==> flow/design.v <==
module conv1_buf #(
    parameter WIDTH     = 28,
    parameter HEIGHT    = 28,
    parameter DATA_BITS = 8
)(
    input                        clk,
    input                        rst_n,
    input                        valid_in,
    input  signed [DATA_BITS-1:0] data_in,
    output wire signed [DATA_BITS-1:0] data_out_0,  data_out_1,  data_out_2,  data_out_3,  data_out_4,
    output wire signed [DATA_BITS-1:0] data_out_5,  data_out_6,  data_out_7,  data_out_8,  data_out_9,
    output wire signed [DATA_BITS-1:0] data_out_10, data_out_11, data_out_12, data_out_13, data_out_14,
    output wire signed [DATA_BITS-1:0] data_out_15, data_out_16, data_out_17, data_out_18, data_out_19,
    output wire signed [DATA_BITS-1:0] data_out_20, data_out_21, data_out_22, data_out_23, data_out_24,
    output reg                   valid_out_buf
);
    reg [DATA_BITS-1:0] line1_regs [0:WIDTH-1];
    reg [DATA_BITS-1:0] line2_regs [0:WIDTH-1];
    reg [DATA_BITS-1:0] line3_regs [0:WIDTH-1];
    reg [DATA_BITS-1:0] line4_regs [0:WIDTH-1];
    reg [DATA_BITS-1:0] s0[0:4], s1[0:4], s2[0:4], s3[0:4], s4[0:4];
    reg [$clog2(WIDTH)-1:0]  col_cnt;
    reg [$clog2(HEIGHT)-1:0] row_cnt;
    integer i;
    always @(posedge clk) begin
        if (!rst_n) begin
            col_cnt <= 0;
            row_cnt <= 0;
            valid_out_buf <= 0; 
            for (i = 0; i < 5; i = i + 1) begin
                s0[i] <= 0; s1[i] <= 0; s2[i] <= 0; s3[i] <= 0; s4[i] <= 0;
            end
        end else if (valid_in) begin
            line4_regs[col_cnt] <= line3_regs[col_cnt];
            line3_regs[col_cnt] <= line2_regs[col_cnt];
            line2_regs[col_cnt] <= line1_regs[col_cnt];
            line1_regs[col_cnt] <= data_in;
            s4[0] <= line4_regs[col_cnt]; s4[1] <= s4[0]; s4[2] <= s4[1]; s4[3] <= s4[2]; s4[4] <= s4[3];
            s3[0] <= line3_regs[col_cnt]; s3[1] <= s3[0]; s3[2] <= s3[1]; s3[3] <= s3[2]; s3[4] <= s3[3];
            s2[0] <= line2_regs[col_cnt]; s2[1] <= s2[0]; s2[2] <= s2[1]; s2[3] <= s2[2]; s2[4] <= s2[3];
            s1[0] <= line1_regs[col_cnt]; s1[1] <= s1[0]; s1[2] <= s1[1]; s1[3] <= s1[2]; s1[4] <= s1[3];
            s0[0] <= data_in;             s0[1] <= s0[0]; s0[2] <= s0[1]; s0[3] <= s0[2]; s0[4] <= s0[3];
            if (col_cnt == WIDTH - 1) begin
                col_cnt <= 0;
                if (row_cnt == HEIGHT - 1) row_cnt <= 0;
                else row_cnt <= row_cnt + 1;
            end else begin
                col_cnt <= col_cnt + 1;
            end
            valid_out_buf <= (row_cnt >= 4) && (col_cnt >= 4 && col_cnt <= 27);
        end else begin
            valid_out_buf <= 1'b0;
        end
    end
    assign {data_out_0,  data_out_1,  data_out_2,  data_out_3,  data_out_4}  = {s4[4],s4[3],s4[2],s4[1],s4[0]};
    assign {data_out_5,  data_out_6,  data_out_7,  data_out_8,  data_out_9}  = {s3[4],s3[3],s3[2],s3[1],s3[0]};
    assign {data_out_10, data_out_11, data_out_12, data_out_13, data_out_14} = {s2[4],s2[3],s2[2],s2[1],s2[0]};
    assign {data_out_15, data_out_16, data_out_17, data_out_18, data_out_19} = {s1[4],s1[3],s1[2],s1[1],s1[0]};
    assign {data_out_20, data_out_21, data_out_22, data_out_23, data_out_24} = {s0[4],s0[3],s0[2],s0[1],s0[0]};
endmodule
module conv1_calc (
    input                       clk,
    input                       rst_n,
    input                       valid_out_buf,
    input    signed   [7:0]           data_out_0, data_out_1, data_out_2, data_out_3, data_out_4,
                                data_out_5, data_out_6, data_out_7, data_out_8, data_out_9,
                                data_out_10, data_out_11, data_out_12, data_out_13, data_out_14,
                                data_out_15, data_out_16, data_out_17, data_out_18, data_out_19,
                                data_out_20, data_out_21, data_out_22, data_out_23, data_out_24,
    output reg  signed [11:0]          conv_out_1, conv_out_2, conv_out_3,
    output reg                  valid_out_calc
);
    localparam P_STAGES = 7;  
       wire signed [7:0] b1 = 8'sh88;
       wire signed [7:0] b2 = 8'sh00;
       wire signed [7:0] b3 = 8'sh00;
    function signed [7:0] get_w1(input [4:0] addr);
        case(addr)
            5'd00: get_w1 = 8'sh00; 5'd01: get_w1 = 8'shcd; 5'd02: get_w1 = 8'shf9; 5'd03: get_w1 = 8'shef; 5'd04: get_w1 = 8'sh07; 
            5'd05: get_w1 = 8'sh43; 5'd06: get_w1 = 8'shef; 5'd07: get_w1 = 8'shdd; 5'd08: get_w1 = 8'shee; 5'd09: get_w1 = 8'sh13; 
            5'd10: get_w1 = 8'sh31; 5'd11: get_w1 = 8'sh38; 5'd12: get_w1 = 8'sh34; 5'd13: get_w1 = 8'sh19; 5'd14: get_w1 = 8'shfe; 
            5'd15: get_w1 = 8'sh11; 5'd16: get_w1 = 8'sh0c; 5'd17: get_w1 = 8'shfe; 5'd18: get_w1 = 8'shc8; 5'd19: get_w1 = 8'shb3; 
            5'd20: get_w1 = 8'shf0; 5'd21: get_w1 = 8'she1; 5'd22: get_w1 = 8'sh10; 5'd23: get_w1 = 8'sh3c; 5'd24: get_w1 = 8'sh7f; 
            default: get_w1 = 8'sh00;
        endcase
    endfunction
    function signed [7:0] get_w2(input [4:0] addr);
        case(addr)
            5'd00: get_w2 = 8'sh1e; 5'd01: get_w2 = 8'sh26; 5'd02: get_w2 = 8'sh24; 5'd03: get_w2 = 8'sh2e; 5'd04: get_w2 = 8'she6; 
            5'd05: get_w2 = 8'sh1b; 5'd06: get_w2 = 8'she2; 5'd07: get_w2 = 8'sh01; 5'd08: get_w2 = 8'sh21; 5'd09: get_w2 = 8'sh01; 
            5'd10: get_w2 = 8'sh2b; 5'd11: get_w2 = 8'shff; 5'd12: get_w2 = 8'sh15; 5'd13: get_w2 = 8'sh04; 5'd14: get_w2 = 8'sh0d; 
            5'd15: get_w2 = 8'sh0f; 5'd16: get_w2 = 8'she5; 5'd17: get_w2 = 8'she9; 5'd18: get_w2 = 8'shde; 5'd19: get_w2 = 8'sh2d; 
            5'd20: get_w2 = 8'shef; 5'd21: get_w2 = 8'shf2; 5'd22: get_w2 = 8'sh00; 5'd23: get_w2 = 8'sh13; 5'd24: get_w2 = 8'sh19; 
            default: get_w2 = 8'sh00;
        endcase
    endfunction
    function signed [7:0] get_w3(input [4:0] addr);
        case(addr)
            5'd00: get_w3 = 8'sh1f; 5'd01: get_w3 = 8'sh2f; 5'd02: get_w3 = 8'sh1e; 5'd03: get_w3 = 8'sh19; 5'd04: get_w3 = 8'sh17; 
            5'd05: get_w3 = 8'sh08; 5'd06: get_w3 = 8'sh03; 5'd07: get_w3 = 8'shfa; 5'd08: get_w3 = 8'sh0e; 5'd09: get_w3 = 8'sh28; 
            5'd10: get_w3 = 8'shbb; 5'd11: get_w3 = 8'sh35; 5'd12: get_w3 = 8'sh3f; 5'd13: get_w3 = 8'sh36; 5'd14: get_w3 = 8'sh05; 
            5'd15: get_w3 = 8'shc6; 5'd16: get_w3 = 8'shd5; 5'd17: get_w3 = 8'sh04; 5'd18: get_w3 = 8'shfb; 5'd19: get_w3 = 8'shea; 
            5'd20: get_w3 = 8'sh85; 5'd21: get_w3 = 8'sh80; 5'd22: get_w3 = 8'sh80; 5'd23: get_w3 = 8'sh80; 5'd24: get_w3 = 8'sh80; 
            default: get_w3 = 8'sh00;
        endcase
    endfunction
    reg [7:0] p_s0 [0:24]; 
    reg signed [15:0] product1_s1[0:24], product2_s1[0:24], product3_s1[0:24];
    reg signed [17:0] sum1_s2[0:12], sum2_s2[0:12], sum3_s2[0:12];
    reg signed [17:0] sum1_s3[0:6],  sum2_s3[0:6],  sum3_s3[0:6];
    reg signed [17:0] sum1_s4[0:3],  sum2_s4[0:3],  sum3_s4[0:3];
    reg signed [17:0] sum1_s5[0:1],  sum2_s5[0:1],  sum3_s5[0:1];
    reg signed [18:0] sum1_s6, sum2_s6, sum3_s6;
    reg [P_STAGES-1:0] valid_pipe;
    integer i;  
    always @(posedge clk) begin
        if (!rst_n) begin
            valid_pipe <= 0;
            valid_out_calc <= 0;
            conv_out_1 <= 0;
            conv_out_2 <= 0;
            conv_out_3 <= 0;
            for (i=0; i<25; i=i+1) begin p_s0[i] <= 0; product1_s1[i] <= 0; product2_s1[i] <= 0; product3_s1[i] <= 0; end
            for (i=0; i<13; i=i+1) begin sum1_s2[i] <= 0; sum2_s2[i] <= 0; sum3_s2[i] <= 0; end
            for (i=0; i<7; i=i+1)  begin sum1_s3[i] <= 0; sum2_s3[i] <= 0; sum3_s3[i] <= 0; end
            for (i=0; i<4; i=i+1)  begin sum1_s4[i] <= 0; sum2_s4[i] <= 0; sum3_s4[i] <= 0; end
            for (i=0; i<2; i=i+1)  begin sum1_s5[i] <= 0; sum2_s5[i] <= 0; sum3_s5[i] <= 0; end
            sum1_s6 <= 0; sum2_s6 <= 0; sum3_s6 <= 0;
        end else begin
            valid_pipe <= {valid_pipe[P_STAGES-2:0], valid_out_buf};
            valid_out_calc <= valid_pipe[P_STAGES-1];
            if (valid_out_buf) begin
                p_s0[0] <= data_out_0; p_s0[1] <= data_out_1; p_s0[2] <= data_out_2; p_s0[3] <= data_out_3; p_s0[4] <= data_out_4;
                p_s0[5] <= data_out_5; p_s0[6] <= data_out_6; p_s0[7] <= data_out_7; p_s0[8] <= data_out_8; p_s0[9] <= data_out_9;
                p_s0[10] <= data_out_10; p_s0[11] <= data_out_11; p_s0[12] <= data_out_12; p_s0[13] <= data_out_13; p_s0[14] <= data_out_14;
                p_s0[15] <= data_out_15; p_s0[16] <= data_out_16; p_s0[17] <= data_out_17; p_s0[18] <= data_out_18; p_s0[19] <= data_out_19;
                p_s0[20] <= data_out_20; p_s0[21] <= data_out_21; p_s0[22] <= data_out_22; p_s0[23] <= data_out_23; p_s0[24] <= data_out_24;
            end
            for (i = 0; i < 25; i = i + 1) begin
                product1_s1[i] <= $signed(p_s0[i]) * get_w1(i);
                product2_s1[i] <= $signed(p_s0[i]) * get_w2(i);
                product3_s1[i] <= $signed(p_s0[i]) * get_w3(i);
            end
            for (i = 0; i < 12; i = i + 1) begin
                sum1_s2[i] <= product1_s1[2*i] + product1_s1[2*i+1];
                sum2_s2[i] <= product2_s1[2*i] + product2_s1[2*i+1];
                sum3_s2[i] <= product3_s1[2*i] + product3_s1[2*i+1];
            end
            sum1_s2[12] <= product1_s1[24]; sum2_s2[12] <= product2_s1[24]; sum3_s2[12] <= product3_s1[24];
            for (i = 0; i < 6; i = i + 1) begin
                sum1_s3[i] <= sum1_s2[2*i] + sum1_s2[2*i+1];
                sum2_s3[i] <= sum2_s2[2*i] + sum2_s2[2*i+1];
                sum3_s3[i] <= sum3_s2[2*i] + sum3_s2[2*i+1];
            end
            sum1_s3[6] <= sum1_s2[12]; sum2_s3[6] <= sum2_s2[12]; sum3_s3[6] <= sum3_s2[12];
            sum1_s4[0] <= sum1_s3[0] + sum1_s3[1]; sum1_s4[1] <= sum1_s3[2] + sum1_s3[3]; sum1_s4[2] <= sum1_s3[4] + sum1_s3[5]; sum1_s4[3] <= sum1_s3[6];
            sum2_s4[0] <= sum2_s3[0] + sum2_s3[1]; sum2_s4[1] <= sum2_s3[2] + sum2_s3[3]; sum2_s4[2] <= sum2_s3[4] + sum2_s3[5]; sum2_s4[3] <= sum2_s3[6];
            sum3_s4[0] <= sum3_s3[0] + sum3_s3[1]; sum3_s4[1] <= sum3_s3[2] + sum3_s3[3]; sum3_s4[2] <= sum3_s3[4] + sum3_s3[5]; sum3_s4[3] <= sum3_s3[6];
            sum1_s5[0] <= sum1_s4[0] + sum1_s4[1]; sum1_s5[1] <= sum1_s4[2] + sum1_s4[3];
            sum2_s5[0] <= sum2_s4[0] + sum2_s4[1]; sum2_s5[1] <= sum2_s4[2] + sum2_s4[3];
            sum3_s5[0] <= sum3_s4[0] + sum3_s4[1]; sum3_s5[1] <= sum3_s4[2] + sum3_s4[3];
            sum1_s6 <= sum1_s5[0] + sum1_s5[1];
            sum2_s6 <= sum2_s5[0] + sum2_s5[1];
            sum3_s6 <= sum3_s5[0] + sum3_s5[1];
            if (valid_pipe[P_STAGES-1]) begin
                conv_out_1 <= ($signed(sum1_s6) >>> 7) + b1;
                conv_out_2 <= ($signed(sum2_s6) >>> 7) + b2;
                conv_out_3 <= ($signed(sum3_s6) >>> 7) + b3;
            end 
        end
    end
endmodule
 module conv1_layer (
   input clk,
   input rst_n,
   input valid_in,
   input signed [7:0] data_in,
   output signed [11:0] conv_out_1, conv_out_2, conv_out_3,
   output valid_out_conv
 );
 wire signed [7:0] data_out_0, data_out_1, data_out_2, data_out_3, data_out_4,
  data_out_5, data_out_6, data_out_7, data_out_8, data_out_9,
  data_out_10, data_out_11, data_out_12, data_out_13, data_out_14,
  data_out_15, data_out_16, data_out_17, data_out_18, data_out_19,
  data_out_20, data_out_21, data_out_22, data_out_23, data_out_24;
 wire valid_out_buf;
 conv1_buf #(.WIDTH(28), .HEIGHT(28), .DATA_BITS(8)) conv1_buf(
   .clk(clk),
   .rst_n(rst_n),
   .valid_in(valid_in),
   .data_in(data_in),
   .data_out_0(data_out_0),
   .data_out_1(data_out_1),
   .data_out_2(data_out_2),
   .data_out_3(data_out_3),
   .data_out_4(data_out_4),
   .data_out_5(data_out_5),
   .data_out_6(data_out_6),
   .data_out_7(data_out_7),
   .data_out_8(data_out_8),
   .data_out_9(data_out_9),
   .data_out_10(data_out_10),
   .data_out_11(data_out_11),
   .data_out_12(data_out_12),
   .data_out_13(data_out_13),
   .data_out_14(data_out_14),
   .data_out_15(data_out_15),
   .data_out_16(data_out_16),
   .data_out_17(data_out_17),
   .data_out_18(data_out_18),
   .data_out_19(data_out_19),
   .data_out_20(data_out_20),
   .data_out_21(data_out_21),
   .data_out_22(data_out_22),
   .data_out_23(data_out_23),
   .data_out_24(data_out_24),
   .valid_out_buf(valid_out_buf)
 );
 conv1_calc conv1_calc(
   .clk(clk),
   .rst_n(rst_n),
   .valid_out_buf(valid_out_buf),
   .data_out_0(data_out_0),
   .data_out_1(data_out_1),
   .data_out_2(data_out_2),
   .data_out_3(data_out_3),
   .data_out_4(data_out_4),
   .data_out_5(data_out_5),
   .data_out_6(data_out_6),
   .data_out_7(data_out_7),
   .data_out_8(data_out_8),
   .data_out_9(data_out_9),
   .data_out_10(data_out_10),
   .data_out_11(data_out_11),
   .data_out_12(data_out_12),
   .data_out_13(data_out_13),
   .data_out_14(data_out_14),
   .data_out_15(data_out_15),
   .data_out_16(data_out_16),
   .data_out_17(data_out_17),
   .data_out_18(data_out_18),
   .data_out_19(data_out_19),
   .data_out_20(data_out_20),
   .data_out_21(data_out_21),
   .data_out_22(data_out_22),
   .data_out_23(data_out_23),
   .data_out_24(data_out_24),
   .conv_out_1(conv_out_1),
   .conv_out_2(conv_out_2),
   .conv_out_3(conv_out_3),
   .valid_out_calc(valid_out_conv)
 );
 endmodule
======== Tool chain data of conv1_layer ========
The steps from the RTL of conv1_layer to its reports follow in flow order.
Line numbers count from 1 in the design file above.
Library cell names are shortened.
A cell with -- has no value.
set-up
  top ..................................... conv1_layer
  clock input ............................. clk
  library ................................. sky130hd
  library corner .......................... tt_025C_1v80

======== Word level ========
Counts by Yosys on the flattened word-level netlist (proc, flatten, opt, wreduce). Print and check cells are left out.
Yosys's memory passes give these memory sizes; they may raise the number of words (mostly to a power of two), join words into wider ones and drop unused or constant bits.
cells by class
  $add $sub $neg .......................... 81
  multipliers ............................. 59
  div/mod/pow operators ................... 0
  order comparisons ....................... 3
  eq/ne operators ......................... 2
  shift-type cells ........................ 0
  muxes and demuxes ....................... 20
  bitwise logic cells ..................... 0
  reductions and logical operators ........ 5
operators with widths
  cell                                                        count
  multiplier 8 x 6 -> 14 bit with constant B                  21
  multiplier 8 x 7 -> 15 bit with constant B                  10
  multiplier 8 x 5 -> 13 bit with constant B                  11
  multiplier 8 x 8 -> 16 bit with constant B                  5
  adder 18 bit                                                28
  adder 16 x 16 -> 17 bit                                     28
  multiplier 8 x 4 -> 12 bit with constant B                  9
  multiplier 8 x 3 -> 11 bit with constant B                  3
  two-way mux 8 bit                                           8
  adder 18 x 18 -> 19 bit                                     3
  two-way mux 5 bit                                           10
  adder 18 x 14 -> 18 bit                                     2
  adder 18 x 16 -> 18 bit                                     2
  negation 8 -> 9 bit                                         4
  adder 16 x 10 -> 17 bit                                     2
  adder 16 x 8 -> 17 bit                                      2
  negation 8 -> 15 bit                                        2
  adder 15 x 18 -> 18 bit                                     1
  adder 12 x 16 -> 17 bit                                     1
  adder 16 x 11 -> 17 bit                                     1
  negation 8 -> 16 bit                                        1
  adder 12 x 8 -> 12 bit with constant B                      1
  negation 8 -> 12 bit                                        1
  adder 5 x 1 -> 5 bit with constant B                        2
  greater-or-equal comparator 5 x 3 -> 1 bit with constant B  2
  == test 5 bit with constant B                               2
  <= comparator 5 bit with constant B                         1
  AND reduction 2 bit                                         2
Other operator kinds: 3; their cells: 5.
word-level totals
  register bits ........................... 2,906
  bits in latches ......................... 0
  memory bits (writable) .................. 896
  memory bits (read-only) ................. 0
  word width x clocked read ports ......... 32
  memory cells ............................ 4
  bits of input ports ..................... 11
  output and inout bits ................... 37
  cells after elaboration ................. 385
memory list
  memory                depth  width  read ports  write ports  RTL line  RTL
  conv1_buf.line1_regs  28     8      1           1            17        reg [DATA_BITS-1:0] line1_regs [0:WIDTH-1];
  conv1_buf.line2_regs  28     8      1           1            18        reg [DATA_BITS-1:0] line2_regs [0:WIDTH-1];
  conv1_buf.line3_regs  28     8      1           1            19        reg [DATA_BITS-1:0] line3_regs [0:WIDTH-1];
  conv1_buf.line4_regs  28     8      1           1            20        reg [DATA_BITS-1:0] line4_regs [0:WIDTH-1];

======== Depth ========
Longest topological path by Yosys (ltp), each cell counted once; first at word level (registers and memories cut), then after technology mapping (sequential cells cut; the memories' decode and read muxes count).
depth
  depth in word-level cells ............... 4
  ABC_AREA ................................ 0
  depth in mapped cells ................... 19
  depth with buffers taken out ............ 19

======== Mapped cells and area ========
Source: synth_stat.txt of the flow (Yosys; design flattened, memories mapped). It holds for the ABC_AREA given above (unset counts as 0); a run with the other value may have another netlist.
mapped netlist
  cell count .............................. 18,217
  synthesis area .......................... 191,866.5 um^2
  sequential area ......................... 79,756.5 um^2
  mapped flip-flops ....................... 3,536
  buffer cells ............................ 475
cells by type
  type      count  total area (um^2)
  dfxtp_1   2,640  5.29E+04
  ha_1      2,361  2.95E+04
  edfxtp_1  896    2.69E+04
  fa_1      593    1.19E+04
  nor2_1    2,263  8.49E+03
  xnor2_1   690    6.04E+03
  inv_1     1,578  5.92E+03
  mux4_2    248    5.59E+03
  mux2i_1   463    4.63E+03
  xor2_1    509    4.46E+03
  a21o_1    524    3.93E+03
  a21oi_1   764    3.82E+03
  and2_1    509    3.18E+03
  o21ai_0   582    2.91E+03
  nor2b_1   375    2,346
  nand2_1   544    2.04E+03
  nor3_1    400    2,001.92
  o21a_1    228    1.71E+03
Not listed: further types 71, cells in them 2050.
By module: a second synthesis without flattening, with its own total; a netlist apart from the flattened one above.
second synthesis, totals
  cell total of the unflattened synthesis .. 18,923
  area (unflattened synthesis) ............ 195,766.5 um^2
Each row is one instance without its submodules.
by module
  module       times used  cells   area (um^2)  sequential area (um^2)
  conv1_calc   1           16,384  152,885.4    48,526.5
  conv1_buf    1           2,539   42,881.1     31,230.0
  conv1_layer  1           0       0.0          0.0

======== Worst setup path after synthesis ========
OpenSTA on the mapped netlist: ideal clock, no wires. The path of least setup slack (recovery checks aside). Input and output delay are each 20% of the period. Register names are those of the netlist, which keeps one name where synthesis merged equal registers.
timing post-synthesis
  path kind ............................... reg2reg
  start ................................... register conv1_calc.p_s0[24][7]
  end ..................................... register (name not given)
  clock period ............................ 5,000 ps
  setup time .............................. 128 ps
  time at the first pin ................... 0 ps
  data arrival time ....................... 4,956 ps
  required time ........................... 4,872 ps
  setup slack ............................. -84 ps
  path delay .............................. 5,084 ps
  driving pins on the path ................ 20
  path buffers ............................ 2
  synthesis period reached ................ 5,084 ps
"path delay" = arrival - input delay + setup time.
"driving pins on the path" counts driving pins, that of a launching flip-flop among them; a cell with two outputs on the path counts twice.
"synthesis period reached" is the clock period less the worst setup slack; recovery checks do not enter. This is arithmetic on one report: input and output delays are still those of the set period (20% each).
Between the ends stands the longest chain of elaborated cells between them, by number of cells; it is not shown to be the way that was timed. Of several equally long chains one is given.
Each line given opens the expression or statement behind the cell; cells for indexed reads and writes are added by Yosys, which also makes memories of some case tables.
on the way, post-synthesis
  cell sequence ........................... dfxtp_1 -> clkbuf_1 -> buf_1 -> inv_1 -> ha_1 -> xnor2_1 -> fa_1 -> inv_1 -> fa_1 -> inv_1 -> fa_1 -> inv_1 -> ha_1 -> a21o_1 -> a21o_1 -> a21o_1 -> a21o_1 -> a31oi_1 -> xnor2_1 -> nor2_1
  length of the longest elaborated chain .. 1
  elaborated cells between the ends (all ways) .. 1
  source lines of those cells ............. 1
  classes of those cells .................. mul: 1
RTL lines, path post-synthesis
  element                     RTL line  RTL
  from (decl)                 107       reg [7:0] p_s0 [0:24];
  from (assign)               123
  from (assign)               137       p_s0[20] <= data_out_20; p_s0[21] <= data_out_21; p_s0[22] <= data_out_22; p_s0[23] <= data_out_23; p_s0[24] < ...
  multiplier 8 x 8 -> 16 bit  140
  to (assign)                 123
  to (assign)                 140
  to (decl)                   108

======== Path in the finished layout ========
Path of least setup slack in the final report of run 1 (OpenROAD, finished layout, wires in). Where an end is a register, its clock arrival counts in the times.
The path's times are printed in steps of 10 ps; the period is the one set.
timing post-layout
  path kind ............................... reg2reg
  start ................................... register conv1_calc.p_s0[24][7]
  end ..................................... register (name not given)
  clock period ............................ 3,630 ps
  setup time .............................. 130 ps
  time at the first pin ................... 980 ps
  data arrival time ....................... 5,130 ps
  required time ........................... 4,460 ps
  setup slack ............................. -680 ps
  driving pins on the path ................ 14
  path buffers ............................ 2
Between the ends stands the longest chain of elaborated cells between them, by number of cells; it is not shown to be the way that was timed. Of several equally long chains one is given.
on the way, post-layout
  cell sequence ........................... dfxtp_4 -> buf_4 -> buf_12 -> fa_1 -> fa_1 -> fa_1 -> inv_2 -> fa_1 -> inv_2 -> ha_4 -> o41a_1 -> a21oi_4 -> xor2_4 -> nor2_1
  length of the longest elaborated chain .. 1
  elaborated cells between the ends (all ways) .. 1
  source lines of those cells ............. 1
  classes of those cells .................. mul: 1
RTL lines, path post-layout
  element                     RTL line  RTL
  from (decl)                 107       reg [7:0] p_s0 [0:24];
  from (assign)               123
  from (assign)               137       p_s0[20] <= data_out_20; p_s0[21] <= data_out_21; p_s0[22] <= data_out_22; p_s0[23] <= data_out_23; p_s0[24] < ...
  multiplier 8 x 8 -> 16 bit  140
  to (assign)                 123
  to (assign)                 140
  to (decl)                   108

--- measured runs ---
Measured results for conv1_layer: 3 stored runs of the Yosys and OpenROAD flow on sky130hd. The settings differ; the order carries no meaning. The constraints put input and output delay at 20% of the set period each and load the outputs with 0.01 pF.
"achieved period" = clock period - worst setup slack. The figure is calculated, with input and output delays left at 20% of the set period.
"time of the worst setup path" means the part of the period allowed to the worst setup path (the constraints hold back 20% at inputs and 20% at outputs) less its slack; where the path has registers, the arrival times of their clocks count too.
By "total power of the final layout" is meant OpenSTA's value without simulated activity: inputs other than the clock are taken to toggle once in ten clock periods, and the tool carries that through the logic.
"time of the worst setup path" is given in steps of 10 ps.

======== run 1 ========
==> flow/run.sh <==
#!/bin/bash
# the make line also repeats the synthesis and layout settings of config.mk as NAME=value (left out here)
make -C /OpenROAD-flow-scripts/flow DESIGN_CONFIG=/design/flow/config.mk WORK_HOME=/design/flow/orfs CLKGATE_MAP_FILE= finish
==> flow/config.mk <==
export PLATFORM = sky130hd
export DESIGN_NAME = conv1_layer
export DESIGN_NICKNAME = conv1_layer
export VERILOG_FILES = /design/flow/design.v
export SDC_FILE = /design/flow/constraint.sdc
export NUM_CORES = 4
export LEC_CHECK = 0
export CAP_MARGIN = 20
export CELL_PAD_IN_SITES_GLOBAL_PLACEMENT = 2
export CORE_MARGIN = 2
export CORE_UTILIZATION = 33
export CTS_CLUSTER_DIAMETER = 226
export CTS_CLUSTER_SIZE = 19
export GPL_TIMING_DRIVEN = 0
export HOLD_SLACK_MARGIN = 0.14
export MAX_ROUTING_LAYER = met5
export PLACE_DENSITY_LB_ADDON = 0.12
export SETUP_SLACK_MARGIN = 0.41
export SLEW_MARGIN = 20
==> flow/constraint.sdc <==
create_clock -name core_clock -period 3.63 [get_ports {clk}]
set_input_delay 0.7260 -clock core_clock [delete_from_list [all_inputs] [get_ports {clk}]]
set_output_delay 0.7260 -clock core_clock [all_outputs]
set_load 0.01 [all_outputs]

-------- measured, run 1 --------
  post-synthesis cell area ................ 191,866.5 um^2
  die size ................................ 587,530.0 um^2
  standard-cell area of the final layout .. 224,957.0 um^2
  utilization in the final report ......... 38.8%
  setup slack of the critical path ........ -677 ps
  setup total negative slack .............. -14,097 ps
  final worst hold slack .................. 200 ps
  total power of the final layout ......... 69,600 µW
  achieved period ......................... 4,307 ps
  time of the worst setup path ............ 4,310 ps
  worst path kind ......................... reg2reg

======== run 2 ========
==> flow/run.sh <==
#!/bin/bash
# the make line also repeats the synthesis and layout settings of config.mk as NAME=value (left out here)
make -C /OpenROAD-flow-scripts/flow DESIGN_CONFIG=/design/flow/config.mk WORK_HOME=/design/flow/orfs CLKGATE_MAP_FILE= finish
==> flow/config.mk <==
export PLATFORM = sky130hd
export DESIGN_NAME = conv1_layer
export DESIGN_NICKNAME = conv1_layer
export VERILOG_FILES = /design/flow/design.v
export SDC_FILE = /design/flow/constraint.sdc
export NUM_CORES = 4
export LEC_CHECK = 0
export ABC_AREA = 1
export CAP_MARGIN = 5
export CELL_PAD_IN_SITES_GLOBAL_PLACEMENT = 1
export CORE_ASPECT_RATIO = 1.64
export CORE_MARGIN = 6
export CORE_UTILIZATION = 59
export CTS_CLUSTER_DIAMETER = 385
export CTS_CLUSTER_SIZE = 81
export GPL_TIMING_DRIVEN = 0
export MAX_ROUTING_LAYER = met5
export MIN_ROUTING_LAYER = met1
export PLACE_DENSITY = 0.81
export SETUP_SLACK_MARGIN = -0.23
export SLEW_MARGIN = 30
export TNS_END_PERCENT = 45
==> flow/constraint.sdc <==
create_clock -name core_clock -period 4.59 [get_ports {clk}]
set_input_delay 0.9180 -clock core_clock [delete_from_list [all_inputs] [get_ports {clk}]]
set_output_delay 0.9180 -clock core_clock [all_outputs]
set_load 0.01 [all_outputs]

-------- measured, run 2 --------
  post-synthesis cell area ................ 208,222.2 um^2
  die size ................................ 367,758.0 um^2
  standard-cell area of the final layout .. 218,721.0 um^2
  utilization in the final report ......... 62.4%
  setup slack of the critical path ........ -17 ps
  setup total negative slack .............. -17 ps
  final worst hold slack .................. 339 ps
  total power of the final layout ......... 46,797 µW
  achieved period ......................... 4,607 ps
  time of the worst setup path ............ 4,610 ps
  worst path kind ......................... reg2reg

======== run 3 ========
==> flow/run.sh <==
#!/bin/bash
# the make line also repeats the synthesis and layout settings of config.mk as NAME=value (left out here)
make -C /OpenROAD-flow-scripts/flow DESIGN_CONFIG=/design/flow/config.mk WORK_HOME=/design/flow/orfs CLKGATE_MAP_FILE= finish
==> flow/config.mk <==
export PLATFORM = sky130hd
export DESIGN_NAME = conv1_layer
export DESIGN_NICKNAME = conv1_layer
export VERILOG_FILES = /design/flow/design.v
export SDC_FILE = /design/flow/constraint.sdc
export NUM_CORES = 4
export LEC_CHECK = 0
export CAP_MARGIN = 20
export CELL_PAD_IN_SITES_DETAIL_PLACEMENT = 1
export CORE_MARGIN = 2
export CORE_UTILIZATION = 40
export GPL_ROUTABILITY_DRIVEN = 0
export HOLD_SLACK_MARGIN = 0.16
export MAX_ROUTING_LAYER = met4
export PLACE_DENSITY_LB_ADDON = 0.28
export SLEW_MARGIN = 20
==> flow/constraint.sdc <==
create_clock -name core_clock -period 5.0 [get_ports {clk}]
set_input_delay 1.0000 -clock core_clock [delete_from_list [all_inputs] [get_ports {clk}]]
set_output_delay 1.0000 -clock core_clock [all_outputs]
set_load 0.01 [all_outputs]

-------- measured, run 3 --------
  post-synthesis cell area ................ 191,866.5 um^2
  die size ................................ 485,224.0 um^2
  standard-cell area of the final layout .. 214,248.0 um^2
  utilization in the final report ......... 44.8%
  setup slack of the critical path ........ 356 ps
  setup total negative slack .............. 0 ps
  final worst hold slack .................. 414 ps
  total power of the final layout ......... 61,618 µW
  achieved period ......................... 4,644 ps
  time of the worst setup path ............ 4,640 ps
  worst path kind ......................... reg2reg
--- end ---
